==> flow/design.v <==
`timescale 1ns / 1ps
module adder_1bit(a, b, ci, s, co);
	input wire a,b,ci;
	output wire s,co;
	and (c1,a,b), (c2,b,ci), (c3,a,ci);
	xor (s1,a,b), (s,s1,ci);
	or (co,c1,c2,c3);
endmodule
`timescale 1ns / 1ps
module adder_32bits(A, B, Ctr, S, Co,Cy);
	parameter size=32;
   input [size:1] A;
   input [size:1] B;
   input Ctr;
   output [size:1] S;
   output Co;
	output Cy;
	wire[size-1:1]  Ctemp;
	wire[size:1]    Bo;
	assign Bo={32{Ctr}}^B;
adder_1bit 	A1(.a(A[1]),.b(Bo[1]),.ci(Ctr),.s(S[1]),.co(Ctemp[1])),
		A2(A[2],Bo[2],Ctemp[1],S[2],Ctemp[2]),
		A3(A[3],Bo[3],Ctemp[2],S[3],Ctemp[3]),
		A4(A[4],Bo[4],Ctemp[3],S[4],Ctemp[4]),
		A5(A[5],Bo[5],Ctemp[4],S[5],Ctemp[5]),
		A6(A[6],Bo[6],Ctemp[5],S[6],Ctemp[6]),
		A7(A[7],Bo[7],Ctemp[6],S[7],Ctemp[7]),
		A8(A[8],Bo[8],Ctemp[7],S[8],Ctemp[8]),
		A9(A[9],Bo[9],Ctemp[8],S[9],Ctemp[9]),
		A10(A[10],Bo[10],Ctemp[9],S[10],Ctemp[10]),
		A11(A[11],Bo[11],Ctemp[10],S[11],Ctemp[11]),
		A12(A[12],Bo[12],Ctemp[11],S[12],Ctemp[12]),
		A13(A[13],Bo[13],Ctemp[12],S[13],Ctemp[13]),
		A14(A[14],Bo[14],Ctemp[13],S[14],Ctemp[14]),
		A15(A[15],Bo[15],Ctemp[14],S[15],Ctemp[15]),
		A16(A[16],Bo[16],Ctemp[15],S[16],Ctemp[16]),
		A17(A[17],Bo[17],Ctemp[16],S[17],Ctemp[17]),
		A18(A[18],Bo[18],Ctemp[17],S[18],Ctemp[18]),
		A19(A[19],Bo[19],Ctemp[18],S[19],Ctemp[19]),
		A20(A[20],Bo[20],Ctemp[19],S[20],Ctemp[20]),
		A21(A[21],Bo[21],Ctemp[20],S[21],Ctemp[21]),
		A22(A[22],Bo[22],Ctemp[21],S[22],Ctemp[22]),
		A23(A[23],Bo[23],Ctemp[22],S[23],Ctemp[23]),
		A24(A[24],Bo[24],Ctemp[23],S[24],Ctemp[24]),
		A25(A[25],Bo[25],Ctemp[24],S[25],Ctemp[25]),
		A26(A[26],Bo[26],Ctemp[25],S[26],Ctemp[26]),
		A27(A[27],Bo[27],Ctemp[26],S[27],Ctemp[27]),
		A28(A[28],Bo[28],Ctemp[27],S[28],Ctemp[28]),
		A29(A[29],Bo[29],Ctemp[28],S[29],Ctemp[29]),
		A30(A[30],Bo[30],Ctemp[29],S[30],Ctemp[30]),
		A31(A[31],Bo[31],Ctemp[30],S[31],Ctemp[31]),
		A32(A[32],Bo[32],Ctemp[31],S[32],Co);
		assign Cy=(!(A[32]^Bo[32]))*(A[32]^S[32]);
endmodule
module mul_32_32_64(clk, rst, start, a, b, out, idle);
   input clk;
   input rst;
   input start;
   input [31:0] a, b;
   output reg [63:0] out;
   output idle;
   reg [63:0]        out_r;
   parameter START = 1'b0, CALC = 1'b1;
   reg [4:0]         count;
   reg               state;
   reg               last;
   wire [33:0]       tmp_sum;
   wire [33:0]       a_ext;
   wire [33:0]       addend;
   wire [2:0]        booth;
   assign idle = (state == START);
   assign a_ext = {{2{a[31]}}, a};
   assign booth = {out_r[1:0], last};
   assign addend = (booth[1] ^ booth[0]) ? a_ext : {a_ext[32:0], 1'b0} & {34{booth[2] ^ booth[0]}};
   assign tmp_sum = {{2{out_r[63]}}, out_r[63:32]} + (addend ^ {34{booth[2]}}) + {33'b0, booth[2]};
   always @(posedge clk) begin
      if (rst) begin
         state <= START;
         count <= 5'b00000;
      end else begin
      case (state)
        START: begin
           if (start) begin
              out_r <= {32'b0, b};
              last <= 1'b0;
              count <= 5'b00000;
              state <= CALC;
           end
        end
        CALC: begin
           if (~count[4]) begin
              count <= count + 1;
              out_r[63:30] <= tmp_sum[33:0];
              out_r[29:0] <= out_r[31:2];
              last <= out_r[1];
           end  
           else begin
              out <= out_r;
              state <= START;
              count <= 5'b00000;
           end
        end  
        default:;
      endcase  
      end
   end  
endmodule  
module div_64_32_32(clk, rst, start, a, b, quo, mod, idle);
   input clk;
   input rst;
   input start;
   input [63:0] a;
   input [31:0] b;
   output reg [31:0] quo, mod;
   output idle;
   reg [31:0]        quo_r;
   reg [33:0]        mod_r;
   parameter START = 2'b00, CALC = 2'b01, FIN = 2'b11;
   reg [1:0]         state;
   reg [4:0]         count;
   wire [33:0]       b_ext;
   wire [33:0]       tmp_sum;
   reg               op;
   assign idle = (state == START);
   assign b_ext = {2'b00, b};
   assign tmp_sum = mod_r + (b_ext ^ {34{op}}) + {33'b0, op};
   always @(posedge clk) begin
      if (rst) begin
         state <= START;
         count <= 5'b00000;
      end else begin
      case (state)
        START: begin
           if (start) begin
              mod_r <= {1'b0, a[63:31]};
              quo_r <= {a[30:0], 1'b0};
              op <= 1;     
              count <= 5'b00000;
              state <= CALC;
           end
        end
        CALC: begin
           if (count != 5'b11111) begin
              mod_r <= {tmp_sum[32:0], quo_r[31]};
              quo_r <= {quo_r[30:0], ~tmp_sum[33]};
              op <= ~tmp_sum[33];
              count <= count + 1;
           end
           else begin
              quo_r <= {quo_r[30:0], ~tmp_sum[33]};
              mod_r <= tmp_sum[33] ? tmp_sum + b_ext : tmp_sum;
              state <= FIN;
              count <= 5'b00000;
           end
        end
        FIN: begin
           quo <= quo_r;
           mod <= mod_r[31:0];
           state <= START;
           count <= 5'b00000;
        end
        default: state <= START;
      endcase  
      end
   end  
endmodule  
module int_calc(clk, rst, start, A, B, done, int_add, int_sub, int_mul, int_div, int_mod, addCo, addCy, subCo, subCy);
   input clk;
   input rst;
   input start;
   input [63:0] A;
   input [31:0] B;
   output done;
   output [31:0] int_add;
   output [31:0] int_sub;
   output [63:0] int_mul;
   output [31:0] int_div;
   output [31:0] int_mod;
	output addCo;
	output addCy;
	output subCo;
	output subCy;
   reg [31:0] a_r;
   reg [31:0] b_r;
   reg        busy;
   wire       mul_idle;
   wire       div_idle;
   assign done = busy & mul_idle & div_idle;
   always @(posedge clk) begin
      if (start) begin
         a_r <= A[31:0];
         b_r <= B;
      end
      if (rst) busy <= 1'b0;
      else if (start) busy <= 1'b1;
      else if (done) busy <= 1'b0;
   end
   adder_32bits adder(.A(a_r),
                      .B(b_r),
                      .Ctr(1'b0),
                      .S(int_add),
                      .Co(addCo),
                      .Cy(addCy));
   adder_32bits suber(.A(a_r),
                      .B(b_r),
                      .Ctr(1'b1),
                      .S(int_sub),
                      .Co(subCo),
                      .Cy(subCy));
   mul_32_32_64 muler(.clk(clk),
                      .rst(rst),
                      .start(start),
                      .a(a_r),
                      .b(B),
                      .out(int_mul),
                      .idle(mul_idle));
   div_64_32_32 diver(.clk(clk),
                      .rst(rst),
                      .start(start),
                      .a(A),
                      .b(b_r),
                      .quo(int_div),
                      .mod(int_mod),
                      .idle(div_idle));
endmodule  
---- From RTL to reports: int_calc ----
Tool output for the design above, in the order of the flow.
Lines are those of the file above, counted from 1.
Operators: Yosys type, input widths -> output width; for muxes data width and select width s.
Library cell names are shortened.
A cell with n/a has no value.
set-up
  top module .............................. int_calc
  clock ................................... clk
  cell library ............................ sky130hd
  corner .................................. tt_025C_1v80

---- Elaborated design ----
Counts by Yosys on the flattened word-level netlist (proc, flatten, opt, wreduce; memories kept). Register bits leave out memories and registers merged into their read ports (data or address). Print and check cells are left out. Cells with the same type and inputs are merged into one.
storage and ports
  flip-flop bits (word level) ............. 338
  input port bits ......................... 99
  output and inout bits ................... 197
operators by class
  add/subtract/negate cells ............... 7
  multipliers ............................. 2
  equality and inequality tests ........... 8
  muxes and demuxes ....................... 32
  bitwise logic cells ..................... 454
  reduce/logical cells .................... 13
operators by type and width
  kind                 count
  $mux 34              6
  $and 1x1->1          190
  $pmux 34 s2          2
  $xor 1x1->1          130
  $or 1x1->1           126
  $add 34x1->34        2
  $add 34x34->34       2
  $pmux 32 s2          1
  $pmux 30 s2          1
  $mux 30              2
  $xor 32x34->34       1
  $add 34x32->34       1
  $and 34x34->34       1
  $xor 34x34->34       1
  $not 32->32          1
  $mux 32              1
  $pmux 5 s3           1
  $mux 5               3
  $add 5x1->5 const B  2
  $pmux 5 s2           1
  $reduce_and 3->1     3
  $ne 2x2->1 const B   4
  $mux 1               8
  $reduce_and 2->1     3
  $pmux 1 s2           3
  $ne 5x5->1 const B   1
  $not 1->1            4
  $reduce_bool 2->1    2
Other operator kinds: 10; their cells: 13.

---- Longest topological paths ----
Longest topological path by Yosys (ltp), each cell counted once; first at word level (registers and memories cut), then after technology mapping (sequential cells cut; the memories' decode and read muxes count).
logic depth
  depth after elaboration ................. 97
  ABC_AREA ................................ 1
  gate-level depth with buffers ........... 36
  depth with buffers taken out ............ 36

---- After synthesis ----
Source: synth_stat.txt of the flow (Yosys; design flattened, memories mapped). It holds for the ABC_AREA given above (unset counts as 0); a run with the other value may have another netlist.
Totals and module areas in this step are rounded.
cell types
  cell      count
  edfxtp_1  324
  nand2_1   777
  fa_1      65
  inv_1     343
  ha_1      102
  xor2_1    81
  a21oi_1   136
  nor2_1    173
  buf_4     64
  nand3_1   96
  o21ai_0   85
  dfxtp_1   15
  o22ai_1   31
  xnor2_1   22
  o21bai_1  23
  nor3_1    24
  nand4_1   19
  clkbuf_1  31
Not listed: further types 32, cells in them 113.
synthesis totals
  standard cells after synthesis .......... 2524
  mapped area ............................. 21970 µm²
  sequential area ......................... 10030 µm²
  mapped flip-flops ....................... 339
  buffers ................................. 112

---- Timing after synthesis ----
OpenSTA on the mapped netlist: ideal clock, no wires. The path of least setup slack (recovery checks aside). Input and output delay are each 20% of the period. Register names are those of the netlist, which keeps one name where synthesis merged equal registers.
path after synthesis
  path type ............................... register -> output
  start point ............................. register b_r[0]
  end point ............................... output addCy
  clock period ............................ 21.0 ns
  output delay ............................ 4.200 ns
  launch time at the first pin ............ 0.000 ns
  arrival ................................. 15.072 ns
  path slack .............................. 1.728 ns
  delay of the path ....................... 15.072 ns
  stages .................................. 37
  period reached after synthesis .......... 19.272 ns
"delay of the path" = arrival - input delay + setup time.
At an output port there is no setup time.
"stages": output pins that drive a net of the path, with the launching flip-flop's if there is one; two outputs of one cell count as two.
"period reached after synthesis" is the clock period less the worst setup slack; recovery checks do not enter. This is arithmetic on one report: input and output delays are still those of the set period (20% each).
Between the ends stands the longest chain of elaborated cells between them, by number of cells; it is not shown to be the way that was timed. Of several equally long chains one is given.
A line is the first line of the expression or statement that the cell stems from. Yosys adds cells for indexed reads and writes and turns some case tables into memories.
between the ends, after synthesis
  cells stage by stage .................... edfxtp_1 ha_1 fa_1 fa_1 fa_1 fa_1 fa_1 fa_1 fa_1 fa_1 fa_1 fa_1 fa_1 fa_1 fa_1 fa_1 fa_1 fa_1 fa_1 fa_1 fa_1 fa_1 fa_1 fa_1 fa_1 fa_1 fa_1 fa_1 fa_1 fa_1 fa_1 fa_1 inv_1 fa_1 inv_1 o21ai_0 a21oi_1
  cells in the longest elaborated chain ... 94
RTL lines, path after synthesis
  what                      line  text
  start, declared           184   reg [31:0] b_r;
  start, assigned           192   b_r <= B;
  $and 1x1->1 (2 in a row)  5     and (c1,a,b), (c2,b,ci), (c3,a,ci);
  $or 1x1->1 (2 in a row)   7     or (co,c1,c2,c3);
  $and 1x1->1               5
  $or 1x1->1 (2 in a row)   7
  $and 1x1->1               5
  $or 1x1->1 (2 in a row)   7
  $and 1x1->1               5
  [... 74 more ...]         n/a
  $and 1x1->1               5
  $or 1x1->1 (2 in a row)   7
  $and 1x1->1               5
  $or 1x1->1 (2 in a row)   7
  $xor 1x1->1               6     xor (s1,a,b), (s,s1,ci);
  $xor 1x1->1               53    assign Cy=(!(A[32]^Bo[32]))*(A[32]^S[32]);
  $mul 1x1->1               53
  end, declared             180   output addCy;
Nets of the timed path that keep an RTL name, with a line that drives or declares them; the list need not be complete.
nets with RTL names, path after synthesis
  net          line
  adder.A32.s  6

---- Timing after layout ----
Path of least setup slack in the final report of job 1 (OpenROAD, finished layout, wires in). Where an end is a register, its clock arrival counts in the times.
path post-layout
  path type ............................... register -> output
  start point ............................. register b_r[0]
  end point ............................... output addCy
  clock period ............................ 14.9 ns
  output delay ............................ 2.98 ns
  launch time at the first pin ............ 0.53 ns
  arrival ................................. 13.54 ns
  path slack .............................. -1.62 ns
  stages .................................. 38
Between the ends stands the longest chain of elaborated cells between them, by number of cells; it is not shown to be the way that was timed. Of several equally long chains one is given.
between the ends, post-layout
  cells stage by stage .................... edfxtp_1 ha_2 fa_2 fa_2 fa_2 fa_2 fa_2 fa_2 fa_2 fa_2 fa_2 fa_2 fa_2 fa_2 fa_2 fa_2 fa_2 fa_2 [... 2 more ...] fa_2 fa_2 fa_2 fa_2 fa_2 fa_2 fa_2 fa_2 fa_2 fa_2 fa_2 fa_2 inv_2 fa_1 inv_2 o21ai_1 a21oi_1 buf_2
  cells in the longest elaborated chain ... 94
RTL lines, path post-layout
  what                      line  text
  start, declared           184   reg [31:0] b_r;
  start, assigned           192   b_r <= B;
  $and 1x1->1 (2 in a row)  5     and (c1,a,b), (c2,b,ci), (c3,a,ci);
  $or 1x1->1 (2 in a row)   7     or (co,c1,c2,c3);
  $and 1x1->1               5
  $or 1x1->1 (2 in a row)   7
  $and 1x1->1               5
  $or 1x1->1 (2 in a row)   7
  $and 1x1->1               5
  [... 74 more ...]         n/a
  $and 1x1->1               5
  $or 1x1->1 (2 in a row)   7
  $and 1x1->1               5
  $or 1x1->1 (2 in a row)   7
  $xor 1x1->1               6     xor (s1,a,b), (s,s1,ci);
  $xor 1x1->1               53    assign Cy=(!(A[32]^Bo[32]))*(A[32]^S[32]);
  $mul 1x1->1               53
  end, declared             180   output addCy;

Add stored flow runs of int_calc

int_calc through Yosys and OpenROAD on sky130hd: 2 stored runs, unordered, with their settings and measured results. The constraints put input and output delay at 20% of the set period each and load the outputs with 0.01 pF.
"period reached" means the clock period less the worst setup slack. The figure is calculated, with input and output delays left at 20% of the set period.
"time used up by the worst setup path" means the part of the period allowed to the worst setup path (the constraints hold back 20% at inputs and 20% at outputs) less its slack; where the path has registers, the arrival times of their clocks count too.
By "total power after layout" is meant OpenSTA's value without simulated activity: inputs other than the clock are taken to toggle once in ten clock periods, and the tool carries that through the logic.
Values from the reports are rounded here.

======== job 1 ========
==> flow/run.sh <==
#!/bin/bash
# the make line also repeats the synthesis and layout settings of config.mk as NAME=value (left out here)
make -C /OpenROAD-flow-scripts/flow DESIGN_CONFIG=/design/flow/config.mk WORK_HOME=/design/flow/orfs CLKGATE_MAP_FILE= finish
==> flow/config.mk <==
export PLATFORM = sky130hd
export DESIGN_NAME = int_calc
export DESIGN_NICKNAME = int_calc
export VERILOG_FILES = /design/flow/design.v
export SDC_FILE = /design/flow/constraint.sdc
export NUM_CORES = 4
export LEC_CHECK = 0
export ABC_AREA = 1
export CAP_MARGIN = 20
export CELL_PAD_IN_SITES_GLOBAL_PLACEMENT = 0
export CORE_ASPECT_RATIO = 1.08
export CORE_MARGIN = 2
export CORE_UTILIZATION = 64
export GPL_ROUTABILITY_DRIVEN = 0
export HOLD_SLACK_MARGIN = 0.28
export MAX_ROUTING_LAYER = met5
export MIN_ROUTING_LAYER = met1
export PLACE_DENSITY_LB_ADDON = 0.11
export SETUP_SLACK_MARGIN = 3.8
export SLEW_MARGIN = 20
==> flow/constraint.sdc <==
create_clock -name core_clock -period 14.9 [get_ports {clk}]
set_input_delay 2.9800 -clock core_clock [delete_from_list [all_inputs] [get_ports {clk}]]
set_output_delay 2.9800 -clock core_clock [all_outputs]
set_load 0.01 [all_outputs]

-------- measured, job 1 --------
  Yosys chip area after synthesis ......... 21970 µm²
  total die area .......................... 35830 µm²
  standard-cell area of the final layout .. 26430 µm²
  final utilization ....................... 0.782
  setup slack of the worst path ........... -1.621 ns
  summed negative setup slack ............. -12.11 ns
  worst hold slack after layout ........... 0.438 ns
  total power after layout ................ 0.003582 W
  period reached .......................... 16.521 ns
  time used up by the worst setup path .... 13.54 ns
  worst setup path type ................... register -> output

======== job 2 ========
==> flow/run.sh <==
#!/bin/bash
# the make line also repeats the synthesis and layout settings of config.mk as NAME=value (left out here)
make -C /OpenROAD-flow-scripts/flow DESIGN_CONFIG=/design/flow/config.mk WORK_HOME=/design/flow/orfs CLKGATE_MAP_FILE= finish
==> flow/config.mk <==
export PLATFORM = sky130hd
export DESIGN_NAME = int_calc
export DESIGN_NICKNAME = int_calc
export VERILOG_FILES = /design/flow/design.v
export SDC_FILE = /design/flow/constraint.sdc
export NUM_CORES = 4
export LEC_CHECK = 0
export CAP_MARGIN = 20
export CELL_PAD_IN_SITES_GLOBAL_PLACEMENT = 3
export CORE_MARGIN = 2
export CORE_UTILIZATION = 16
export CTS_CLUSTER_DIAMETER = 296
export GPL_ROUTABILITY_DRIVEN = 1
export GPL_TIMING_DRIVEN = 0
export MAX_ROUTING_LAYER = met4
export PLACE_DENSITY = 0.4
export SETUP_SLACK_MARGIN = 1.26
export SLEW_MARGIN = 35
export TNS_END_PERCENT = 70
==> flow/constraint.sdc <==
create_clock -name core_clock -period 23.8 [get_ports {clk}]
set_input_delay 4.7600 -clock core_clock [delete_from_list [all_inputs] [get_ports {clk}]]
set_output_delay 4.7600 -clock core_clock [all_outputs]
set_load 0.01 [all_outputs]

-------- measured, job 2 --------
  Yosys chip area after synthesis ......... 20710 µm²
  total die area .......................... 132300 µm²
  standard-cell area of the final layout .. 27960 µm²
  final utilization ....................... 0.217
  setup slack of the worst path ........... 1.969 ns
  summed negative setup slack ............. 0.000 ns
  worst hold slack after layout ........... 0.443 ns
  total power after layout ................ 0.002276 W
  period reached .......................... 21.831 ns
  time used up by the worst setup path .... 17.07 ns
  worst setup path type ................... register -> output
